==> flow/design.v <==
module single_port_mem
  #(
    parameter WIDTH = 8,
    parameter DEPTH = 64,
    parameter FILE = "",
    parameter INIT = 0
  )
  (
    input wire                     clock,
    input wire [WIDTH-1:0]         data,
    input wire [( 
  (DEPTH <= 2) ? 1 : 
  (DEPTH <= 4) ? 2 : 
  (DEPTH <= 8) ? 3 : 
  (DEPTH <= 16) ? 4 : 
  (DEPTH <= 32) ? 5 : 
  (DEPTH <= 64) ? 6 : 
  (DEPTH <= 128) ? 7 : 
  (DEPTH <= 256) ? 8 : 
  (DEPTH <= 512) ? 9 : 
  (DEPTH <= 1024) ? 10 : 
  (DEPTH <= 2048) ? 11 : 
  (DEPTH <= 4096) ? 12 : 
  (DEPTH <= 8192) ? 13 : 
  (DEPTH <= 16384) ? 14 : 
  (DEPTH <= 32768) ? 15 : 
  (DEPTH <= 65536) ? 16 : 
  (DEPTH <= 131072) ? 17 : 
  (DEPTH <= 262144) ? 18 : 
  (DEPTH <= 524288) ? 19 : 
  (DEPTH <= 1048576) ? 20 : 
  (DEPTH <= 2097152) ? 21 : 
  (DEPTH <= 4194304) ? 22 : 
  (DEPTH <= 8388608) ? 23 : 
  (DEPTH <= 16777216) ? 24 : 
  (DEPTH <= 33554432) ? 25 : 
  (DEPTH <= 67108864) ? 26 : 
  (DEPTH <= 134217728) ? 27 : 
  (DEPTH <= 268435456) ? 28 : 
  (DEPTH <= 536870912) ? 29 : 
  (DEPTH <= 1073741824) ? 30 : 
  -1)-1:0] address,
    input wire                     wr_en,
    output reg [WIDTH-1:0]         q
  );
  reg [WIDTH-1:0] mem [DEPTH-1:0] ;
  always @(posedge clock)
    begin
      if (wr_en)
        begin
          mem[address] <= data;
          q <= data;
        end
      q <= mem[address];
    end
endmodule
module delay
#(
  parameter WIDTH = 1,
  parameter DELAY = 1
)
(
  input  wire clk,
  input  wire rst,
  input  wire [WIDTH-1:0] din,
  output wire [WIDTH-1:0] dout
);
reg [WIDTH-1:0] level_buf [1:DELAY+1];
wire [WIDTH-1:0] level [0:DELAY];
assign level[0] = din;
genvar i;
generate
  for (i=0; i < DELAY; i=i+1)
    begin : gen_delay
      always @(posedge clk)
      begin
        if (rst) begin
          level_buf[i+1] <= {WIDTH{1'b0}};
        end
        else begin
          level_buf[i+1] <= level[i];
        end
      end
      assign level[i+1] = level_buf[i+1];
    end
endgenerate
assign dout = level[DELAY];
endmodule
module unit_adder 
#(
  parameter RADIX = 32
  )
(
  input wire carry_in,  
  input wire [RADIX-1:0] din_a,
  input wire [RADIX-1:0] din_b,
  output wire [RADIX-1:0] dout,
  output wire carry_out  
	);
wire [RADIX:0] dout_full;
assign dout_full = din_a + din_b + carry_in;
assign dout = dout_full[RADIX-1:0];
assign carry_out = dout_full[RADIX];
endmodule
module fp_adder 
  #(
  parameter RADIX = 32,
  parameter DIGITS = 14
  )
(
  input wire start,  
  input wire rst,
  input wire clk,
  input wire digit_in_valid,  
  input wire carry_in,
  input wire [RADIX-1:0] digit_a,
  input wire [RADIX-1:0] digit_b,
  output reg digit_out_valid,
  output reg [RADIX-1:0] digit_res,
  output reg done,   
  output reg carry_out
	);
reg running;
reg [( 
  (DIGITS <= 2) ? 1 : 
  (DIGITS <= 4) ? 2 : 
  (DIGITS <= 8) ? 3 : 
  (DIGITS <= 16) ? 4 : 
  (DIGITS <= 32) ? 5 : 
  (DIGITS <= 64) ? 6 : 
  (DIGITS <= 128) ? 7 : 
  (DIGITS <= 256) ? 8 : 
  (DIGITS <= 512) ? 9 : 
  (DIGITS <= 1024) ? 10 : 
  (DIGITS <= 2048) ? 11 : 
  (DIGITS <= 4096) ? 12 : 
  (DIGITS <= 8192) ? 13 : 
  (DIGITS <= 16384) ? 14 : 
  (DIGITS <= 32768) ? 15 : 
  (DIGITS <= 65536) ? 16 : 
  (DIGITS <= 131072) ? 17 : 
  (DIGITS <= 262144) ? 18 : 
  (DIGITS <= 524288) ? 19 : 
  (DIGITS <= 1048576) ? 20 : 
  (DIGITS <= 2097152) ? 21 : 
  (DIGITS <= 4194304) ? 22 : 
  (DIGITS <= 8388608) ? 23 : 
  (DIGITS <= 16777216) ? 24 : 
  (DIGITS <= 33554432) ? 25 : 
  (DIGITS <= 67108864) ? 26 : 
  (DIGITS <= 134217728) ? 27 : 
  (DIGITS <= 268435456) ? 28 : 
  (DIGITS <= 536870912) ? 29 : 
  (DIGITS <= 1073741824) ? 30 : 
  -1)-1:0] counter;
wire [RADIX-1:0] adder_din_a;
wire [RADIX-1:0] adder_din_b;
wire [RADIX-1:0] adder_dout;
reg adder_carry_in;
wire adder_carry_out;
assign adder_din_a = digit_in_valid ? digit_a : {RADIX{1'b0}};
assign adder_din_b = digit_in_valid ? digit_b : {RADIX{1'b0}}; 
always @(posedge clk) begin
  if (rst) begin
    running <= 1'b0;
    adder_carry_in <= 1'b0;
    counter <= {( 
  (DIGITS <= 2) ? 1 : 
  (DIGITS <= 4) ? 2 : 
  (DIGITS <= 8) ? 3 : 
  (DIGITS <= 16) ? 4 : 
  (DIGITS <= 32) ? 5 : 
  (DIGITS <= 64) ? 6 : 
  (DIGITS <= 128) ? 7 : 
  (DIGITS <= 256) ? 8 : 
  (DIGITS <= 512) ? 9 : 
  (DIGITS <= 1024) ? 10 : 
  (DIGITS <= 2048) ? 11 : 
  (DIGITS <= 4096) ? 12 : 
  (DIGITS <= 8192) ? 13 : 
  (DIGITS <= 16384) ? 14 : 
  (DIGITS <= 32768) ? 15 : 
  (DIGITS <= 65536) ? 16 : 
  (DIGITS <= 131072) ? 17 : 
  (DIGITS <= 262144) ? 18 : 
  (DIGITS <= 524288) ? 19 : 
  (DIGITS <= 1048576) ? 20 : 
  (DIGITS <= 2097152) ? 21 : 
  (DIGITS <= 4194304) ? 22 : 
  (DIGITS <= 8388608) ? 23 : 
  (DIGITS <= 16777216) ? 24 : 
  (DIGITS <= 33554432) ? 25 : 
  (DIGITS <= 67108864) ? 26 : 
  (DIGITS <= 134217728) ? 27 : 
  (DIGITS <= 268435456) ? 28 : 
  (DIGITS <= 536870912) ? 29 : 
  (DIGITS <= 1073741824) ? 30 : 
  -1){1'b0}};
    digit_out_valid <= 1'b0;
    done <= 1'b0;
    carry_out <= 1'b0;
    digit_res <= {DIGITS{1'b0}};
  end 
  else begin
    running <= done ? 1'b0 :
               start ? 1'b1 :
               running;
    adder_carry_in <= start ? carry_in :
                      digit_in_valid ?  adder_carry_out :
                      adder_carry_in;
    counter <= done ? {( 
  (DIGITS <= 2) ? 1 : 
  (DIGITS <= 4) ? 2 : 
  (DIGITS <= 8) ? 3 : 
  (DIGITS <= 16) ? 4 : 
  (DIGITS <= 32) ? 5 : 
  (DIGITS <= 64) ? 6 : 
  (DIGITS <= 128) ? 7 : 
  (DIGITS <= 256) ? 8 : 
  (DIGITS <= 512) ? 9 : 
  (DIGITS <= 1024) ? 10 : 
  (DIGITS <= 2048) ? 11 : 
  (DIGITS <= 4096) ? 12 : 
  (DIGITS <= 8192) ? 13 : 
  (DIGITS <= 16384) ? 14 : 
  (DIGITS <= 32768) ? 15 : 
  (DIGITS <= 65536) ? 16 : 
  (DIGITS <= 131072) ? 17 : 
  (DIGITS <= 262144) ? 18 : 
  (DIGITS <= 524288) ? 19 : 
  (DIGITS <= 1048576) ? 20 : 
  (DIGITS <= 2097152) ? 21 : 
  (DIGITS <= 4194304) ? 22 : 
  (DIGITS <= 8388608) ? 23 : 
  (DIGITS <= 16777216) ? 24 : 
  (DIGITS <= 33554432) ? 25 : 
  (DIGITS <= 67108864) ? 26 : 
  (DIGITS <= 134217728) ? 27 : 
  (DIGITS <= 268435456) ? 28 : 
  (DIGITS <= 536870912) ? 29 : 
  (DIGITS <= 1073741824) ? 30 : 
  -1){1'b0}} :
               running & digit_in_valid ? counter + 1 :
               counter;
    digit_out_valid <= digit_in_valid;
    digit_res <= digit_in_valid ? adder_dout : digit_res;
    done <= digit_in_valid & (counter == (DIGITS-1));
    carry_out <= digit_in_valid & (counter == (DIGITS-1)) ? adder_carry_out : carry_out;
  end
end
unit_adder #(.RADIX(RADIX)) unit_adder_inst (
  .din_a(adder_din_a),
  .din_b(adder_din_b),
  .carry_in(adder_carry_in),
  .carry_out(adder_carry_out),
  .dout(adder_dout)
  );
endmodule
module serial_comparator 
#(
  parameter RADIX = 32,
  parameter DIGITS = 14
  )
(
  input wire start,
  input wire rst,
  input wire clk,
  input wire digit_valid,
  input wire [RADIX-1:0] digit_a, 
  input wire [RADIX-1:0] digit_b, 
  output reg a_bigger_than_b,
  output reg done
);
reg comp_array [DIGITS-1:0];
reg [( 
  (DIGITS <= 2) ? 1 : 
  (DIGITS <= 4) ? 2 : 
  (DIGITS <= 8) ? 3 : 
  (DIGITS <= 16) ? 4 : 
  (DIGITS <= 32) ? 5 : 
  (DIGITS <= 64) ? 6 : 
  (DIGITS <= 128) ? 7 : 
  (DIGITS <= 256) ? 8 : 
  (DIGITS <= 512) ? 9 : 
  (DIGITS <= 1024) ? 10 : 
  (DIGITS <= 2048) ? 11 : 
  (DIGITS <= 4096) ? 12 : 
  (DIGITS <= 8192) ? 13 : 
  (DIGITS <= 16384) ? 14 : 
  (DIGITS <= 32768) ? 15 : 
  (DIGITS <= 65536) ? 16 : 
  (DIGITS <= 131072) ? 17 : 
  (DIGITS <= 262144) ? 18 : 
  (DIGITS <= 524288) ? 19 : 
  (DIGITS <= 1048576) ? 20 : 
  (DIGITS <= 2097152) ? 21 : 
  (DIGITS <= 4194304) ? 22 : 
  (DIGITS <= 8388608) ? 23 : 
  (DIGITS <= 16777216) ? 24 : 
  (DIGITS <= 33554432) ? 25 : 
  (DIGITS <= 67108864) ? 26 : 
  (DIGITS <= 134217728) ? 27 : 
  (DIGITS <= 268435456) ? 28 : 
  (DIGITS <= 536870912) ? 29 : 
  (DIGITS <= 1073741824) ? 30 : 
  -1)-1:0] counter;
reg running;
reg done_buf;
wire digit_a_bigger_than_b;
wire digit_a_equal_to_b;
assign digit_a_bigger_than_b = digit_valid & (digit_a > digit_b);
assign digit_a_equal_to_b = digit_valid & (digit_a == digit_b); 
always @(posedge clk) begin
  if (rst) begin
    comp_array[0] <= 1'b0;
    comp_array[1] <= 1'b0;
    comp_array[2] <= 1'b0;
    comp_array[3] <= 1'b0;
    comp_array[4] <= 1'b0;
    comp_array[5] <= 1'b0;
    comp_array[6] <= 1'b0;
    comp_array[7] <= 1'b0;
    comp_array[8] <= 1'b0;
    comp_array[9] <= 1'b0;
    comp_array[10] <= 1'b0;
    comp_array[11] <= 1'b0;
    comp_array[12] <= 1'b0;
    comp_array[13] <= 1'b0;
  end
  else begin
    comp_array[0] <= digit_valid & (counter == 0) ? digit_a_bigger_than_b :
                     digit_valid ? comp_array[0] & digit_a_equal_to_b :
                     comp_array[0];
    comp_array[1] <= digit_valid & (counter == 1) ? digit_a_bigger_than_b :
                     digit_valid ? comp_array[1] & digit_a_equal_to_b :
                     comp_array[1];
    comp_array[2] <= digit_valid & (counter == 2) ? digit_a_bigger_than_b :
                     digit_valid ? comp_array[2] & digit_a_equal_to_b :
                     comp_array[2];
    comp_array[3] <= digit_valid & (counter == 3) ? digit_a_bigger_than_b :
                     digit_valid ? comp_array[3] & digit_a_equal_to_b :
                     comp_array[3];
    comp_array[4] <= digit_valid & (counter == 4) ? digit_a_bigger_than_b :
                     digit_valid ? comp_array[4] & digit_a_equal_to_b :
                     comp_array[4];
    comp_array[5] <= digit_valid & (counter == 5) ? digit_a_bigger_than_b :
                     digit_valid ? comp_array[5] & digit_a_equal_to_b :
                     comp_array[5];
    comp_array[6] <= digit_valid & (counter == 6) ? digit_a_bigger_than_b :
                     digit_valid ? comp_array[6] & digit_a_equal_to_b :
                     comp_array[6];
    comp_array[7] <= digit_valid & (counter == 7) ? digit_a_bigger_than_b :
                     digit_valid ? comp_array[7] & digit_a_equal_to_b :
                     comp_array[7];
    comp_array[8] <= digit_valid & (counter == 8) ? digit_a_bigger_than_b :
                     digit_valid ? comp_array[8] & digit_a_equal_to_b :
                     comp_array[8];
    comp_array[9] <= digit_valid & (counter == 9) ? digit_a_bigger_than_b :
                     digit_valid ? comp_array[9] & digit_a_equal_to_b :
                     comp_array[9];
    comp_array[10] <= digit_valid & (counter == 10) ? digit_a_bigger_than_b :
                     digit_valid ? comp_array[10] & digit_a_equal_to_b :
                     comp_array[10];
    comp_array[11] <= digit_valid & (counter == 11) ? digit_a_bigger_than_b :
                     digit_valid ? comp_array[11] & digit_a_equal_to_b :
                     comp_array[11];
    comp_array[12] <= digit_valid & (counter == 12) ? digit_a_bigger_than_b :
                     digit_valid ? comp_array[12] & digit_a_equal_to_b :
                     comp_array[12];
    comp_array[13] <= digit_valid & (counter == 13) ? digit_a_bigger_than_b : comp_array[13];
  end
end
always @(posedge clk) begin
  if (rst) begin
    running <= 1'b0;
    done_buf <= 1'b0;
    done <= 1'b0;
    a_bigger_than_b <= 1'b0;
    counter <= {( 
  (DIGITS <= 2) ? 1 : 
  (DIGITS <= 4) ? 2 : 
  (DIGITS <= 8) ? 3 : 
  (DIGITS <= 16) ? 4 : 
  (DIGITS <= 32) ? 5 : 
  (DIGITS <= 64) ? 6 : 
  (DIGITS <= 128) ? 7 : 
  (DIGITS <= 256) ? 8 : 
  (DIGITS <= 512) ? 9 : 
  (DIGITS <= 1024) ? 10 : 
  (DIGITS <= 2048) ? 11 : 
  (DIGITS <= 4096) ? 12 : 
  (DIGITS <= 8192) ? 13 : 
  (DIGITS <= 16384) ? 14 : 
  (DIGITS <= 32768) ? 15 : 
  (DIGITS <= 65536) ? 16 : 
  (DIGITS <= 131072) ? 17 : 
  (DIGITS <= 262144) ? 18 : 
  (DIGITS <= 524288) ? 19 : 
  (DIGITS <= 1048576) ? 20 : 
  (DIGITS <= 2097152) ? 21 : 
  (DIGITS <= 4194304) ? 22 : 
  (DIGITS <= 8388608) ? 23 : 
  (DIGITS <= 16777216) ? 24 : 
  (DIGITS <= 33554432) ? 25 : 
  (DIGITS <= 67108864) ? 26 : 
  (DIGITS <= 134217728) ? 27 : 
  (DIGITS <= 268435456) ? 28 : 
  (DIGITS <= 536870912) ? 29 : 
  (DIGITS <= 1073741824) ? 30 : 
  -1){1'b0}};
  end 
  else begin
    running <= done ? 1'b0 :
               start ? 1'b1 :
               running;
    counter <= done ? {( 
  (DIGITS <= 2) ? 1 : 
  (DIGITS <= 4) ? 2 : 
  (DIGITS <= 8) ? 3 : 
  (DIGITS <= 16) ? 4 : 
  (DIGITS <= 32) ? 5 : 
  (DIGITS <= 64) ? 6 : 
  (DIGITS <= 128) ? 7 : 
  (DIGITS <= 256) ? 8 : 
  (DIGITS <= 512) ? 9 : 
  (DIGITS <= 1024) ? 10 : 
  (DIGITS <= 2048) ? 11 : 
  (DIGITS <= 4096) ? 12 : 
  (DIGITS <= 8192) ? 13 : 
  (DIGITS <= 16384) ? 14 : 
  (DIGITS <= 32768) ? 15 : 
  (DIGITS <= 65536) ? 16 : 
  (DIGITS <= 131072) ? 17 : 
  (DIGITS <= 262144) ? 18 : 
  (DIGITS <= 524288) ? 19 : 
  (DIGITS <= 1048576) ? 20 : 
  (DIGITS <= 2097152) ? 21 : 
  (DIGITS <= 4194304) ? 22 : 
  (DIGITS <= 8388608) ? 23 : 
  (DIGITS <= 16777216) ? 24 : 
  (DIGITS <= 33554432) ? 25 : 
  (DIGITS <= 67108864) ? 26 : 
  (DIGITS <= 134217728) ? 27 : 
  (DIGITS <= 268435456) ? 28 : 
  (DIGITS <= 536870912) ? 29 : 
  (DIGITS <= 1073741824) ? 30 : 
  -1){1'b0}} :
               (start | running) & digit_valid ? counter + 1 :
               counter;
    done_buf <= digit_valid & (counter == (DIGITS-1)) ? 1'b1 : 1'b0;
    done <= done_buf;
    a_bigger_than_b <= comp_array[0] | comp_array[1] | comp_array[2] | comp_array[3] | comp_array[4] | comp_array[5] | comp_array[6] | comp_array[7] | comp_array[8] | comp_array[9] | comp_array[10] | comp_array[11] | comp_array[12] | comp_array[13];
  end
end
wire comp_array_0;
wire comp_array_1;
wire comp_array_2;
wire comp_array_3;
wire comp_array_4;
wire comp_array_5;
wire comp_array_6;
wire comp_array_7;
wire comp_array_8;
wire comp_array_9;
wire comp_array_10;
wire comp_array_11;
wire comp_array_12;
wire comp_array_13;
assign comp_array_0 = comp_array[0];
assign comp_array_1 = comp_array[1];
assign comp_array_2 = comp_array[2];
assign comp_array_3 = comp_array[3];
assign comp_array_4 = comp_array[4];
assign comp_array_5 = comp_array[5];
assign comp_array_6 = comp_array[6];
assign comp_array_7 = comp_array[7];
assign comp_array_8 = comp_array[8];
assign comp_array_9 = comp_array[9];
assign comp_array_10 = comp_array[10];
assign comp_array_11 = comp_array[11];
assign comp_array_12 = comp_array[12];
assign comp_array_13 = comp_array[13];
endmodule
module fp2_sub_add_correction
#(
  parameter RADIX = 32,
  parameter DIGITS = 14,
  parameter DIGITS_LOG = ( 
  (DIGITS <= 2) ? 1 : 
  (DIGITS <= 4) ? 2 : 
  (DIGITS <= 8) ? 3 : 
  (DIGITS <= 16) ? 4 : 
  (DIGITS <= 32) ? 5 : 
  (DIGITS <= 64) ? 6 : 
  (DIGITS <= 128) ? 7 : 
  (DIGITS <= 256) ? 8 : 
  (DIGITS <= 512) ? 9 : 
  (DIGITS <= 1024) ? 10 : 
  (DIGITS <= 2048) ? 11 : 
  (DIGITS <= 4096) ? 12 : 
  (DIGITS <= 8192) ? 13 : 
  (DIGITS <= 16384) ? 14 : 
  (DIGITS <= 32768) ? 15 : 
  (DIGITS <= 65536) ? 16 : 
  (DIGITS <= 131072) ? 17 : 
  (DIGITS <= 262144) ? 18 : 
  (DIGITS <= 524288) ? 19 : 
  (DIGITS <= 1048576) ? 20 : 
  (DIGITS <= 2097152) ? 21 : 
  (DIGITS <= 4194304) ? 22 : 
  (DIGITS <= 8388608) ? 23 : 
  (DIGITS <= 16777216) ? 24 : 
  (DIGITS <= 33554432) ? 25 : 
  (DIGITS <= 67108864) ? 26 : 
  (DIGITS <= 134217728) ? 27 : 
  (DIGITS <= 268435456) ? 28 : 
  (DIGITS <= 536870912) ? 29 : 
  (DIGITS <= 1073741824) ? 30 : 
  -1), 
  parameter FILE_CONST_PX2 = "px2.mem",
  parameter FILE_CONST_PX4 = "px4.mem"
)
(
  input wire start,
  input wire rst,
  input wire clk,
  input wire [2:0] cmd,  
  input wire extension_field_op,  
  output wire mem_a_0_rd_en,
  output wire [DIGITS_LOG-1:0] mem_a_0_rd_addr,
  input  wire [RADIX-1:0] mem_a_0_dout,
  output wire mem_a_1_rd_en,
  output wire [DIGITS_LOG-1:0] mem_a_1_rd_addr,
  input  wire [RADIX-1:0] mem_a_1_dout,
  output wire mem_b_0_rd_en,
  output wire [DIGITS_LOG-1:0] mem_b_0_rd_addr,
  input  wire [RADIX-1:0] mem_b_0_dout,
  output wire mem_b_1_rd_en,
  output wire [DIGITS_LOG-1:0] mem_b_1_rd_addr,
  input  wire [RADIX-1:0] mem_b_1_dout,
  output wire px2_mem_rd_en,
  output wire [DIGITS_LOG-1:0] px2_mem_rd_addr,
  input  wire [RADIX-1:0] px2_mem_dout,
  output wire px4_mem_rd_en,
  output wire [DIGITS_LOG-1:0] px4_mem_rd_addr,
  input  wire [RADIX-1:0] px4_mem_dout,
  input wire mem_c_0_rd_en,
  input wire [DIGITS_LOG-1:0] mem_c_0_rd_addr,
  output  wire [RADIX-1:0] mem_c_0_dout,
  input wire mem_c_1_rd_en,
  input wire [DIGITS_LOG-1:0] mem_c_1_rd_addr,
  output  wire [RADIX-1:0] mem_c_1_dout,
  output reg busy,
  output reg done
);
wire left_adder_start;
wire left_adder_digit_in_valid;
wire left_adder_carry_in;
wire [RADIX-1:0] left_adder_digit_a;
wire [RADIX-1:0] left_adder_digit_b;
wire left_adder_digit_out_valid;
wire [RADIX-1:0] left_adder_digit_res;
wire left_adder_done;
wire left_adder_carry_out;
wire right_adder_start;
wire right_adder_digit_in_valid;
wire right_adder_carry_in;
wire [RADIX-1:0] right_adder_digit_a;
wire [RADIX-1:0] right_adder_digit_b;
wire right_adder_digit_out_valid;
wire [RADIX-1:0] right_adder_digit_res;
wire right_adder_done;
wire right_adder_carry_out;
reg left_comparator_start;
reg left_comparator_digit_valid;
wire [RADIX-1:0] left_comparator_digit_a;
wire [RADIX-1:0] left_comparator_digit_b;
wire left_comparator_a_bigger_than_b;
wire left_comparator_done;
wire right_comparator_start;
wire right_comparator_digit_valid;
wire [RADIX-1:0] right_comparator_digit_a;
wire [RADIX-1:0] right_comparator_digit_b;
wire right_comparator_a_bigger_than_b;
wire right_comparator_done;
wire mem_c_0_add_0_wr_en;
wire [DIGITS_LOG-1:0] mem_c_0_add_0_wr_addr;
wire [DIGITS_LOG-1:0] mem_c_0_wr_addr;
wire [RADIX-1:0] mem_c_0_add_0_din;
wire mem_c_0_add_0_rd_en;
wire [DIGITS_LOG-1:0] mem_c_0_add_0_rd_addr;
wire [RADIX-1:0] mem_c_0_add_0_dout;
wire mem_c_0_add_1_wr_en;
wire [DIGITS_LOG-1:0] mem_c_0_add_1_wr_addr;
wire [RADIX-1:0] mem_c_0_add_1_din; 
wire [RADIX-1:0] mem_c_0_add_1_dout; 
wire mem_c_1_add_0_wr_en;
wire [DIGITS_LOG-1:0] mem_c_1_add_0_wr_addr;
wire [RADIX-1:0] mem_c_1_add_0_din;
wire mem_c_1_add_0_rd_en;
wire [DIGITS_LOG-1:0] mem_c_1_add_0_rd_addr;
wire [RADIX-1:0] mem_c_1_add_0_dout;
wire mem_c_1_add_1_wr_en;
wire [DIGITS_LOG-1:0] mem_c_1_add_1_wr_addr;
wire [RADIX-1:0] mem_c_1_add_1_din; 
wire [RADIX-1:0] mem_c_1_add_1_dout; 
reg [DIGITS_LOG-1:0] rd_counter;
reg [DIGITS_LOG-1:0] rd_counter_buf;
reg add_0_running_pre;
reg add_0_running;
reg left_fpadd_correction_needed;
reg left_fpsub_correction_needed;
reg right_fpadd_correction_needed;
reg right_fpsub_correction_needed;
reg add_1_running_pre;
reg add_1_running;
reg add_counter;
wire comparator_enabled;
wire adder_1_start;
wire init_carry_in;
assign mem_c_0_dout = (cmd == 3'd3) ? mem_c_0_add_0_dout : mem_c_0_add_1_dout;
assign mem_c_1_dout = (cmd == 3'd3) ? mem_c_1_add_0_dout : mem_c_1_add_1_dout;
assign init_carry_in = (start & ((cmd == 3'd2) || (cmd == 3'd4) || (cmd == 3'd5)));
assign left_adder_start = start | adder_1_start;
assign left_adder_carry_in =  init_carry_in || (adder_1_start & left_fpadd_correction_needed);
assign left_adder_digit_in_valid = add_0_running | add_1_running;
assign left_adder_digit_a = add_0_running ? mem_a_0_dout :
                            add_1_running ? mem_c_0_add_0_dout :
                            {RADIX{1'b0}}; 
assign left_adder_digit_b = add_0_running & ((cmd == 3'd1) || (cmd == 3'd3)) ? mem_b_0_dout :
                            add_0_running ? ~(mem_b_0_dout) :
                            add_1_running & (cmd == 3'd1) & left_fpadd_correction_needed ? ~(px2_mem_dout) :
                            add_1_running & (((cmd == 3'd2) & left_fpsub_correction_needed) || (cmd == 3'd4)) ? px2_mem_dout :
                            add_1_running & (cmd == 3'd5)? px4_mem_dout :
                            {RADIX{1'b0}};
assign right_adder_start = left_adder_start & extension_field_op;
assign right_adder_carry_in = init_carry_in || ((cmd == 3'd1) & right_fpadd_correction_needed);
assign right_adder_digit_in_valid = left_adder_digit_in_valid & extension_field_op;
assign right_adder_digit_a = add_0_running & extension_field_op ? mem_a_1_dout :
                             add_1_running & extension_field_op ? mem_c_1_add_0_dout :
                            {RADIX{1'b0}}; 
assign right_adder_digit_b = add_0_running & extension_field_op & ((cmd == 3'd1) || (cmd == 3'd3)) ? mem_b_1_dout :
                             add_0_running & extension_field_op ? ~(mem_b_1_dout) :
                             add_1_running & extension_field_op & (cmd == 3'd1) & right_fpadd_correction_needed ? ~(px2_mem_dout) :
                             add_1_running & extension_field_op & (((cmd == 3'd2) & right_fpsub_correction_needed) || (cmd == 3'd4)) ? px2_mem_dout :
                             add_1_running & extension_field_op & (cmd == 3'd5)? px4_mem_dout :
                             {RADIX{1'b0}};
assign mem_a_0_rd_en = add_0_running_pre;
assign mem_a_0_rd_addr = mem_a_0_rd_en ? rd_counter : {DIGITS_LOG{1'b0}};
assign mem_b_0_rd_en = mem_a_0_rd_en;
assign mem_b_0_rd_addr = mem_a_0_rd_addr;
assign mem_c_0_add_0_wr_en = left_adder_digit_out_valid & (add_counter == 1'b0);
assign mem_c_0_add_0_wr_addr = (add_counter == 1'b0) ? mem_c_0_wr_addr : {DIGITS_LOG{1'b0}};
assign mem_c_0_add_0_din = (add_counter == 1'b0) ? left_adder_digit_res : {RADIX{1'b0}};
assign mem_c_0_add_0_rd_en = add_1_running_pre;
assign mem_c_0_add_0_rd_addr = (add_counter == 1'b1) ? rd_counter : {DIGITS_LOG{1'b0}};
assign mem_c_0_add_1_wr_en = left_adder_digit_out_valid & (add_counter == 1'b1);
assign mem_c_0_add_1_wr_addr = (add_counter == 1'b1) ? mem_c_0_wr_addr : {DIGITS_LOG{1'b0}};
assign mem_c_0_add_1_din = (add_counter == 1'b1) ? left_adder_digit_res : {RADIX{1'b0}};
assign mem_a_1_rd_addr = mem_a_0_rd_addr;
assign mem_a_1_rd_en = mem_a_0_rd_en;
assign mem_b_1_rd_addr = mem_b_0_rd_addr;
assign mem_b_1_rd_en = mem_b_0_rd_en;
assign mem_c_1_add_0_wr_en = extension_field_op & mem_c_0_add_0_wr_en;
assign mem_c_1_add_0_wr_addr = extension_field_op ? mem_c_0_add_0_wr_addr : {DIGITS_LOG{1'b0}};
assign mem_c_1_add_0_din = (add_counter == 1'b0) & extension_field_op ? right_adder_digit_res : {RADIX{1'b0}};
assign mem_c_1_add_0_rd_en = extension_field_op & add_1_running_pre;
assign mem_c_1_add_0_rd_addr = extension_field_op ? mem_c_0_add_0_rd_addr : {DIGITS_LOG{1'b0}};
assign mem_c_1_add_1_wr_en = extension_field_op & mem_c_0_add_1_wr_en;
assign mem_c_1_add_1_wr_addr = extension_field_op ? mem_c_0_add_1_wr_addr : {DIGITS_LOG{1'b0}};
assign mem_c_1_add_1_din = extension_field_op & (add_counter == 1'b1) ? right_adder_digit_res : {RADIX{1'b0}};
assign comparator_enabled = (add_counter == 1'b0) & (cmd == 3'd1);
assign left_comparator_digit_a = comparator_enabled ? left_adder_digit_res : {RADIX{1'b0}};
assign left_comparator_digit_b = comparator_enabled ? px2_mem_dout : {RADIX{1'b0}};
assign right_comparator_start = left_comparator_start & extension_field_op;
assign right_comparator_digit_valid = left_comparator_digit_valid & extension_field_op;
assign right_comparator_digit_a = comparator_enabled & extension_field_op ? right_adder_digit_res : {RADIX{1'b0}};
assign right_comparator_digit_b = extension_field_op ? left_comparator_digit_b : {RADIX{1'b0}};
assign px2_mem_rd_en = (cmd == 3'd1) || (((cmd == 3'd2) || (cmd == 3'd4)) & add_1_running_pre);
assign px2_mem_rd_addr = (add_1_running_pre & px2_mem_rd_en) ? rd_counter : 
                         px2_mem_rd_en ? rd_counter_buf :
                         {DIGITS_LOG{1'b0}};
assign px4_mem_rd_en = (cmd == 3'd5) & add_1_running_pre;
assign px4_mem_rd_addr = px4_mem_rd_en ? rd_counter : {DIGITS_LOG{1'b0}}; 
always @(posedge clk) begin
  if (rst) begin
    add_0_running_pre <= 1'b0;
    add_0_running <= 1'b0;
    add_1_running_pre <= 1'b0;
    add_1_running <= 1'b0;
    busy <= 1'b0;
    done <= 1'b0;
    add_counter <= 1'b0;  
    rd_counter <= {DIGITS_LOG{1'b0}};
    rd_counter_buf <= {DIGITS_LOG{1'b0}};
    left_comparator_start <= 1'b0;
    left_comparator_digit_valid <= 1'b0; 
    left_fpadd_correction_needed <= 1'b0;
    right_fpadd_correction_needed <= 1'b0;
    left_fpsub_correction_needed <= 1'b0; 
    right_fpsub_correction_needed <= 1'b0;  
  end 
  else begin
    add_0_running_pre <= start ? 1'b1 :
                         (rd_counter == (DIGITS-1)) ? 1'b0 :
                         add_0_running_pre;
    add_0_running <= add_0_running_pre;
    add_1_running_pre <= adder_1_start ? 1'b1 :  
                         (rd_counter == (DIGITS-1)) ? 1'b0 :
                         add_1_running_pre;
    add_1_running <= add_1_running_pre;
    add_counter <= start | done ? 1'b0 :
                   left_adder_done ? 1'b1 :
                   add_counter;
    busy <= start ? 1'b1 :
            done ? 1'b0 :
            busy;
    rd_counter <= start | adder_1_start ? {DIGITS_LOG{1'b0}} :  
                  busy & (rd_counter < (DIGITS-1)) ? rd_counter + 1 :
                  rd_counter;
    rd_counter_buf <= rd_counter;
    left_comparator_start <= left_adder_start & (add_counter == 1'b0) & (cmd == 3'd1);
    left_comparator_digit_valid <= (add_counter == 1'b0) & (cmd == 3'd1) ? left_adder_digit_in_valid : 1'b0; 
    left_fpadd_correction_needed <= start | done ? 1'b0 :
                                    (cmd == 3'd1) & left_comparator_a_bigger_than_b & left_comparator_done ? 1'b1 :
                                    left_fpadd_correction_needed;
    right_fpadd_correction_needed <= start | done ? 1'b0 :
                                    (cmd == 3'd1) & right_comparator_a_bigger_than_b & right_comparator_done ? 1'b1 :
                                    right_fpadd_correction_needed;
    left_fpsub_correction_needed <= start | done ? 1'b0 :
                                    (mem_c_0_add_0_wr_en & (mem_c_0_add_0_wr_addr == (DIGITS-1))) ? mem_c_0_add_0_din[RADIX-1] :
                                    left_fpsub_correction_needed;
    right_fpsub_correction_needed <= start | done ? 1'b0 :
                                    (mem_c_1_add_0_wr_en & (mem_c_1_add_0_wr_addr == (DIGITS-1))) ? mem_c_1_add_0_din[RADIX-1] :
                                    right_fpsub_correction_needed;
    done <= (cmd == 3'd3) ? mem_c_0_add_0_wr_en & (mem_c_0_wr_addr == (DIGITS-1)) :
            (add_counter == 1'b1) & mem_c_0_add_1_wr_en & (mem_c_0_wr_addr == (DIGITS-1));
  end
end
fp_adder #(.RADIX(RADIX), .DIGITS(DIGITS)) fp_left_adder_inst (
  .start(left_adder_start),
  .rst(rst),
  .clk(clk),
  .digit_in_valid(left_adder_digit_in_valid),
  .carry_in(left_adder_carry_in),
  .digit_a(left_adder_digit_a),
  .digit_b(left_adder_digit_b),
  .digit_out_valid(left_adder_digit_out_valid),
  .digit_res(left_adder_digit_res),
  .done(left_adder_done),
  .carry_out(left_adder_carry_out)
  );
fp_adder #(.RADIX(RADIX), .DIGITS(DIGITS)) fp_right_adder_inst (
  .start(right_adder_start),
  .rst(rst),
  .clk(clk),
  .digit_in_valid(right_adder_digit_in_valid),
  .carry_in(right_adder_carry_in),
  .digit_a(right_adder_digit_a),
  .digit_b(right_adder_digit_b),
  .digit_out_valid(right_adder_digit_out_valid),
  .digit_res(right_adder_digit_res),
  .done(right_adder_done),
  .carry_out(right_adder_carry_out)
  );
serial_comparator #(.RADIX(RADIX), .DIGITS(DIGITS)) left_serial_comparator_inst (
  .start(left_comparator_start),
  .rst(rst),
  .clk(clk),
  .digit_valid(left_comparator_digit_valid), 
  .digit_a(left_comparator_digit_a),
  .digit_b(left_comparator_digit_b), 
  .a_bigger_than_b(left_comparator_a_bigger_than_b),
  .done(left_comparator_done)
  );
serial_comparator #(.RADIX(RADIX), .DIGITS(DIGITS)) right_serial_comparator_inst (
  .start(right_comparator_start),
  .rst(rst),
  .clk(clk),
  .digit_valid(right_comparator_digit_valid), 
  .digit_a(right_comparator_digit_a),
  .digit_b(right_comparator_digit_b), 
  .a_bigger_than_b(right_comparator_a_bigger_than_b),
  .done(right_comparator_done)
  );
single_port_mem #(.WIDTH(RADIX), .DEPTH(DIGITS)) single_port_mem_inst_c_0_add_0 (  
  .clock(clk),
  .data(mem_c_0_add_0_din),
  .address(mem_c_0_add_0_wr_en ? mem_c_0_add_0_wr_addr : (mem_c_0_add_0_rd_en ? mem_c_0_add_0_rd_addr : mem_c_0_rd_addr)),
  .wr_en(mem_c_0_add_0_wr_en),
  .q(mem_c_0_add_0_dout)
  );
single_port_mem #(.WIDTH(RADIX), .DEPTH(DIGITS)) single_port_mem_inst_c_0_add_1 (  
  .clock(clk),
  .data(mem_c_0_add_1_din),
  .address(mem_c_0_add_1_wr_en ? mem_c_0_add_1_wr_addr : mem_c_0_rd_addr),
  .wr_en(mem_c_0_add_1_wr_en),
  .q(mem_c_0_add_1_dout)
  );
single_port_mem #(.WIDTH(RADIX), .DEPTH(DIGITS)) single_port_mem_inst_c_1_add_0 (  
  .clock(clk),
  .data(mem_c_1_add_0_din),
  .address(mem_c_1_add_0_wr_en ? mem_c_1_add_0_wr_addr : (mem_c_1_add_0_rd_en ? mem_c_1_add_0_rd_addr : mem_c_1_rd_addr)),
  .wr_en(mem_c_1_add_0_wr_en),
  .q(mem_c_1_add_0_dout)
  );
single_port_mem #(.WIDTH(RADIX), .DEPTH(DIGITS)) single_port_mem_inst_c_1_add_1 (  
  .clock(clk),
  .data(mem_c_1_add_1_din),
  .address(mem_c_1_add_1_wr_en ? mem_c_1_add_1_wr_addr : mem_c_1_rd_addr),
  .wr_en(mem_c_1_add_1_wr_en),
  .q(mem_c_1_add_1_dout)
  );
delay #(.WIDTH(1), .DELAY(3)) delay_inst_adder_1_start (
  .clk(clk),
  .rst(rst),
  .din(left_adder_done & (add_counter == 1'b0) & (cmd != 3'd3)),
  .dout(adder_1_start)
  );
delay #(.WIDTH(DIGITS_LOG), .DELAY(1)) delay_inst_mem_c_0_wr_addr (
  .clk(clk),
  .rst(rst),
  .din(rd_counter_buf),
  .dout(mem_c_0_wr_addr)
  );
endmodule
Reports on fp2_sub_add_correction
Tool output for the design above, in the order of the flow.
Lines are those of the file above, counted from 1.
Operators: Yosys type, input widths -> output width; for muxes data width and select width s.
Cell names lack the library's common part.
{"block": "setup", "top_module": "fp2_sub_add_correction", "clock_port": "clk", "library": "sky130hd", "pvt_corner": "tt_025C_1v80"}

After elaboration
Source: Yosys, flattened and elaborated. Widths are those after wreduce. Registers that Yosys merges into a memory's read port (data or address) are not register bits. Print and check cells do not count. Equal cells are merged and count once.
Memory sizes are those after Yosys's memory passes, which may raise the word count (mostly to a power of two), join words into wider ones and drop unused or constant bits.
{"block": "classes", "reduce_and_logical": 47, "add_sub_neg": 8, "logic": 145, "n_mux": 120, "cmp": 3, "n_eq": 39}
{"block": "op_table", "op": "$mux 32", "count": 32}
{"block": "op_table", "op": "$and 1x1->1", "count": 109}
{"block": "op_table", "op": "$not 32->32", "count": 3}
{"block": "op_table", "op": "$mux 4", "count": 20}
{"block": "op_table", "op": "$eq 4x4->1 const B", "count": 17}
{"block": "op_table", "op": "$mux 1", "count": 68}
{"block": "op_table", "op": "$add 32x32->33", "count": 2}
{"block": "op_table", "op": "$add 33x1->33", "count": 2}
{"block": "op_table", "op": "$gt 32x32->1", "count": 2}
{"block": "op_table", "op": "$eq 32x32->1", "count": 2}
{"block": "op_table", "op": "$reduce_bool 2->1", "count": 31}
{"block": "op_table", "op": "$eq 4x3->1 const B", "count": 8}
{"block": "op_table", "op": "$or 1x1->1", "count": 31}
{"block": "op_table", "op": "$add 4x1->4 const B", "count": 4}
{"block": "op_table", "op": "$eq 4x2->1 const B", "count": 4}
{"block": "op_table", "op": "$reduce_or 2->1", "count": 6}
{"block": "op_table", "op": "$logic_or 1x1->1", "count": 8}
{"block": "op_table", "op": "$eq 4x1->1 const B", "count": 2}
{"block": "op_table", "op": "$logic_not 4->1", "count": 2}
{"block": "op_table", "op": "$eq 3x2->1 const B", "count": 2}
{"block": "op_table", "op": "$eq 3x3->1 const B", "count": 2}
{"block": "op_table", "op": "$lt 4x4->1 const B", "count": 1}
{"block": "op_table", "op": "$eq 3x1->1 const B", "count": 1}
{"block": "op_table", "op": "$ne 3x2->1 const B", "count": 1}
{"block": "op_table", "op": "$not 1->1", "count": 2}
{"block": "bits", "ff_bits": 145, "clocked_rd_ports_x_width": 128, "mem_bits_rw": 1792, "n_memories": 4, "word_cells": 431}
{"block": "memory_table", "memory": "single_port_mem_inst_c_0_add_0.mem", "size": 14, "word_bits": 32, "read_ports": 1, "write_ports": 1, "line": 46, "text": "reg [WIDTH-1:0] mem [DEPTH-1:0] ;"}
{"block": "memory_table", "memory": "single_port_mem_inst_c_0_add_1.mem", "size": 14, "word_bits": 32, "read_ports": 1, "write_ports": 1, "line": 46}
{"block": "memory_table", "memory": "single_port_mem_inst_c_1_add_0.mem", "size": 14, "word_bits": 32, "read_ports": 1, "write_ports": 1, "line": 46}
{"block": "memory_table", "memory": "single_port_mem_inst_c_1_add_1.mem", "size": 14, "word_bits": 32, "read_ports": 1, "write_ports": 1, "line": 46}

Logic depth
Longest topological path by Yosys (ltp), each cell counted once; first at word level (registers and memories cut), then after technology mapping (sequential cells cut; the memories' decode and read muxes count).
{"block": "depth", "word_depth": 13, "abc_area": 1, "depth_mapped": 26}

After synthesis
Yosys stat after the flow's synthesis: flattened, memories mapped to cells. It holds for the ABC_AREA given above (unset counts as 0); a run with the other value may have another netlist.
{"block": "by_type", "cell": "edfxtp_1", "count": 1792, "type_area_um2": 5.38E+04}
{"block": "by_type", "cell": "nand2_1", "count": 2290, "type_area_um2": 8.6E+03}
{"block": "by_type", "cell": "dfxtp_1", "count": 273, "type_area_um2": 5.47E+03}
{"block": "by_type", "cell": "a22oi_1", "count": 416, "type_area_um2": 3.12E+03}
{"block": "by_type", "cell": "nor2_1", "count": 766, "type_area_um2": 2.88E+03}
{"block": "by_type", "cell": "inv_1", "count": 589, "type_area_um2": 2210.87}
{"block": "by_type", "cell": "o21ai_0", "count": 430, "type_area_um2": 2.15E+03}
{"block": "by_type", "cell": "nand3_1", "count": 375, "type_area_um2": 1876.8}
{"block": "by_type", "cell": "ha_1", "count": 139, "type_area_um2": 1.74E+03}
{"block": "by_type", "cell": "a21oi_1", "count": 315, "type_area_um2": 1.58E+03}
{"block": "by_type", "cell": "clkbuf_1", "count": 250, "type_area_um2": 938.4}
{"block": "by_type", "cell": "nand4_1", "count": 128, "type_area_um2": 800.768}
{"block": "by_type", "cell": "buf_2", "count": 115, "type_area_um2": 575.552}
{"block": "by_type", "cell": "nor3_1", "count": 97, "type_area_um2": 485.466}
{"block": "by_type", "cell": "o31ai_1", "count": 62, "type_area_um2": 465.446}
{"block": "by_type", "cell": "o22a_1", "count": 31, "type_area_um2": 271.51}
{"block": "by_type", "cell": "or2_2", "count": 39, "type_area_um2": 243.984}
{"block": "by_type", "cell": "buf_4", "count": 32, "type_area_um2": 240.23}
Not listed: further types 30, cells in them 172.
{"block": "synth_totals", "flip_flops": 2065, "area_um2": 88658.8, "seq_area_um2": 59276.9, "buffers": 417, "stdcells": 8311}

Timing after synthesis
OpenSTA on the mapped netlist: ideal clock, no wires. The path of least setup slack (recovery checks aside). Input and output delay are each 20% of the period. Register names are those of the netlist, which keeps one name where synthesis merged equal registers.
{"block": "synth_path", "path_kind": "input to register", "start": "in extension_field_op", "end": "mem single_port_mem_inst_c_1_add_0.mem[11][0]", "slack_ps": 109, "t_required_ps": 4539, "clock_period_ps": 5000, "t_first_pin_ps": 1000, "n_path_buf": 2, "driving_pins": 11, "path_delay_ps": 3891, "arrival_time_ps": 4430, "input_delay_ps": 1000, "synth_period_reached_ps": 4891}
"path_delay_ps" = arrival - input delay + setup time.
"driving_pins": output pins that drive a net of the path, with the launching flip-flop's if there is one; two outputs of one cell count as two.
"synth_period_reached_ps" = period - worst setup slack (recovery checks aside). The figure is calculated, with input and output delays left at 20% of the set period.
The rows between start and end are the longest chain of elaborated cells between them; the timing report does not say that the signal goes this way. Where chains are equally long, one stands for them.
Each line given opens the expression or statement behind the cell; cells for indexed reads and writes are added by Yosys, which also makes memories of some case tables.
Only ways into the end's enable, where the timed path ends, are counted here.
{"block": "synth_between", "cell_sequence": "buf_4 -> inv_2 -> nor2_4 -> inv_2 -> o211ai_1 -> o21ai_1 -> inv_1 -> nor2_1 -> buf_2 -> inv_2 -> nor3_1", "elab_chain_len": 4}
{"block": "synth_lines", "element": "start, declared", "line": 528, "text": "input wire extension_field_op,"}
{"block": "synth_lines", "element": "$mux 4", "line": 668, "text": "assign mem_c_1_add_0_rd_addr = extension_field_op ? mem_c_0_add_0_rd_addr : {DIGITS_LOG{1'b0}};"}
{"block": "synth_lines", "element": "$mux 4 x2", "line": 803, "text": ".address(mem_c_1_add_0_wr_en ? mem_c_1_add_0_wr_addr : (mem_c_1_add_0_rd_en ? mem_c_1_add_0_rd_addr : mem_c_1_ ..."}
{"block": "synth_lines", "element": "$mux 4", "line": 49, "text": "if (wr_en)"}
{"block": "synth_lines", "element": "end, declared", "line": 46, "text": "reg [WIDTH-1:0] mem [DEPTH-1:0] ;"}

Timing after layout
From the final timing report of run B: the path of least setup slack in the routed layout; clock arrival at registers is part of the times.
The path's times are printed in steps of 10 ps; the period is the one set.
{"block": "layout_path", "path_kind": "input to output", "start": "in cmd[2]", "end": "out mem_c_1_dout[23]", "n_path_buf": 7, "driving_pins": 12, "out_delay_ps": 1000, "t_required_ps": 4000, "clock_period_ps": 5000, "arrival_time_ps": 2550, "t_first_pin_ps": 1000, "slack_ps": 1450, "input_delay_ps": 1000}
The rows between start and end are the longest chain of elaborated cells between them; the timing report does not say that the signal goes this way. Where chains are equally long, one stands for them.
{"block": "layout_between", "cell_sequence": "buf_2 -> buf_12 -> inv_8 -> nand2_4 -> nor2_4 -> inv_8 -> buf_4 -> buf_12 -> buf_16 -> o21ai_2 -> buf_6 -> buf_2", "elab_chain_len": 2}
{"block": "layout_lines", "element": "start, declared", "line": 527, "text": "input wire [2:0] cmd,"}
{"block": "layout_lines", "element": "$eq 3x2->1", "line": 622, "text": "assign mem_c_1_dout = (cmd == 3'd3) ? mem_c_1_add_0_dout : mem_c_1_add_1_dout;"}
{"block": "layout_lines", "element": "$mux 32", "line": 622}
{"block": "layout_lines", "element": "end, declared", "line": 552, "text": "output  wire [RADIX-1:0] mem_c_1_dout,"}

Subject: fp2_sub_add_correction on sky130hd, stored results

Hello all,

Stored flow runs of fp2_sub_add_correction (3 of them; Yosys, OpenROAD, sky130hd). They differ in their settings and are not a sequence. Constraints: input delay and output delay 20% of the set period each, output load 0.01 pF.
"achievedPeriod_ps" means the clock period less the worst setup slack. The figure is calculated, with input and output delays left at 20% of the set period.
"worst_setup_path_time_ps": the worst setup path's part of the clock period (all of it between registers, 20% less for each end at a port) less its slack. A launch clock that arrives late makes it longer, a capture clock that arrives late makes it shorter.
"fin_power_uw": no workload was simulated; the value follows from the tool's default switching activity.
"worst_setup_path_time_ps" is given in steps of 10 ps.

{"run": "run A", "settings": { "ABC_AREA": 1, "CAP_MARGIN": 0, "CELL_PAD_IN_SITES_DETAIL_PLACEMENT": 1, "CORE_ASPECT_RATIO": 0.67, "CORE_MARGIN": 10, "CORE_UTILIZATION": 67, "CTS_CLUSTER_DIAMETER": 169, "CTS_CLUSTER_SIZE": 99, "MIN_ROUTING_LAYER": "met1", "PLACE_DENSITY_LB_ADDON": 0.21, "SETUP_SLACK_MARGIN": 1.16, "SLEW_MARGIN": 40, "period_ns": 6.57 }, "outcome": "no results, routing failed with GRT-0232"}
{"run": "run B", "settings": { "ABC_AREA": 1, "CAP_MARGIN": 0, "CELL_PAD_IN_SITES_DETAIL_PLACEMENT": 1, "CORE_ASPECT_RATIO": 1.15, "CORE_MARGIN": 10, "CTS_CLUSTER_DIAMETER": 169, "CTS_CLUSTER_SIZE": 99, "MIN_ROUTING_LAYER": "met1", "PLACE_DENSITY_LB_ADDON": 0.21, "SETUP_SLACK_MARGIN": 1.47, "SLEW_MARGIN": 40, "period_ns": 5.0, "CORE_UTILIZATION": 40 }, "results": { "achievedPeriod_ps": 3548, "hold_ws_ps": 393, "dieArea_um2": 240923.0, "final_setup_tns_ps": 0, "timing.setup.ws_ps": 1452, "worst_setup_path_time_ps": 1550, "worstPathKind": "input to output", "synthArea_um2": 88658.8, "finish.utilization_pct": 46.3, "fin_power_uw": 28029, "post_route_stdcell_area_um2": 102244.0 }}
{"run": "run C", "settings": { "ABC_AREA": 1, "CAP_MARGIN": 25, "CELL_PAD_IN_SITES_DETAIL_PLACEMENT": 1, "CELL_PAD_IN_SITES_GLOBAL_PLACEMENT": 3, "CORE_UTILIZATION": 41, "CTS_CLUSTER_SIZE": 74, "GPL_ROUTABILITY_DRIVEN": 0, "HOLD_SLACK_MARGIN": 0.15, "MIN_ROUTING_LAYER": "met2", "PLACE_DENSITY": 0.85, "period_ns": 4.64, "CORE_MARGIN": 2, "SLEW_MARGIN": 20 }, "results": { "achievedPeriod_ps": 4619, "hold_ws_ps": 397, "dieArea_um2": 219975.0, "final_setup_tns_ps": 0, "timing.setup.ws_ps": 21, "worst_setup_path_time_ps": 2760, "worstPathKind": "input to output", "synthArea_um2": 88658.8, "finish.utilization_pct": 49.2, "fin_power_uw": 42032, "post_route_stdcell_area_um2": 105799.0 }}

Thanks
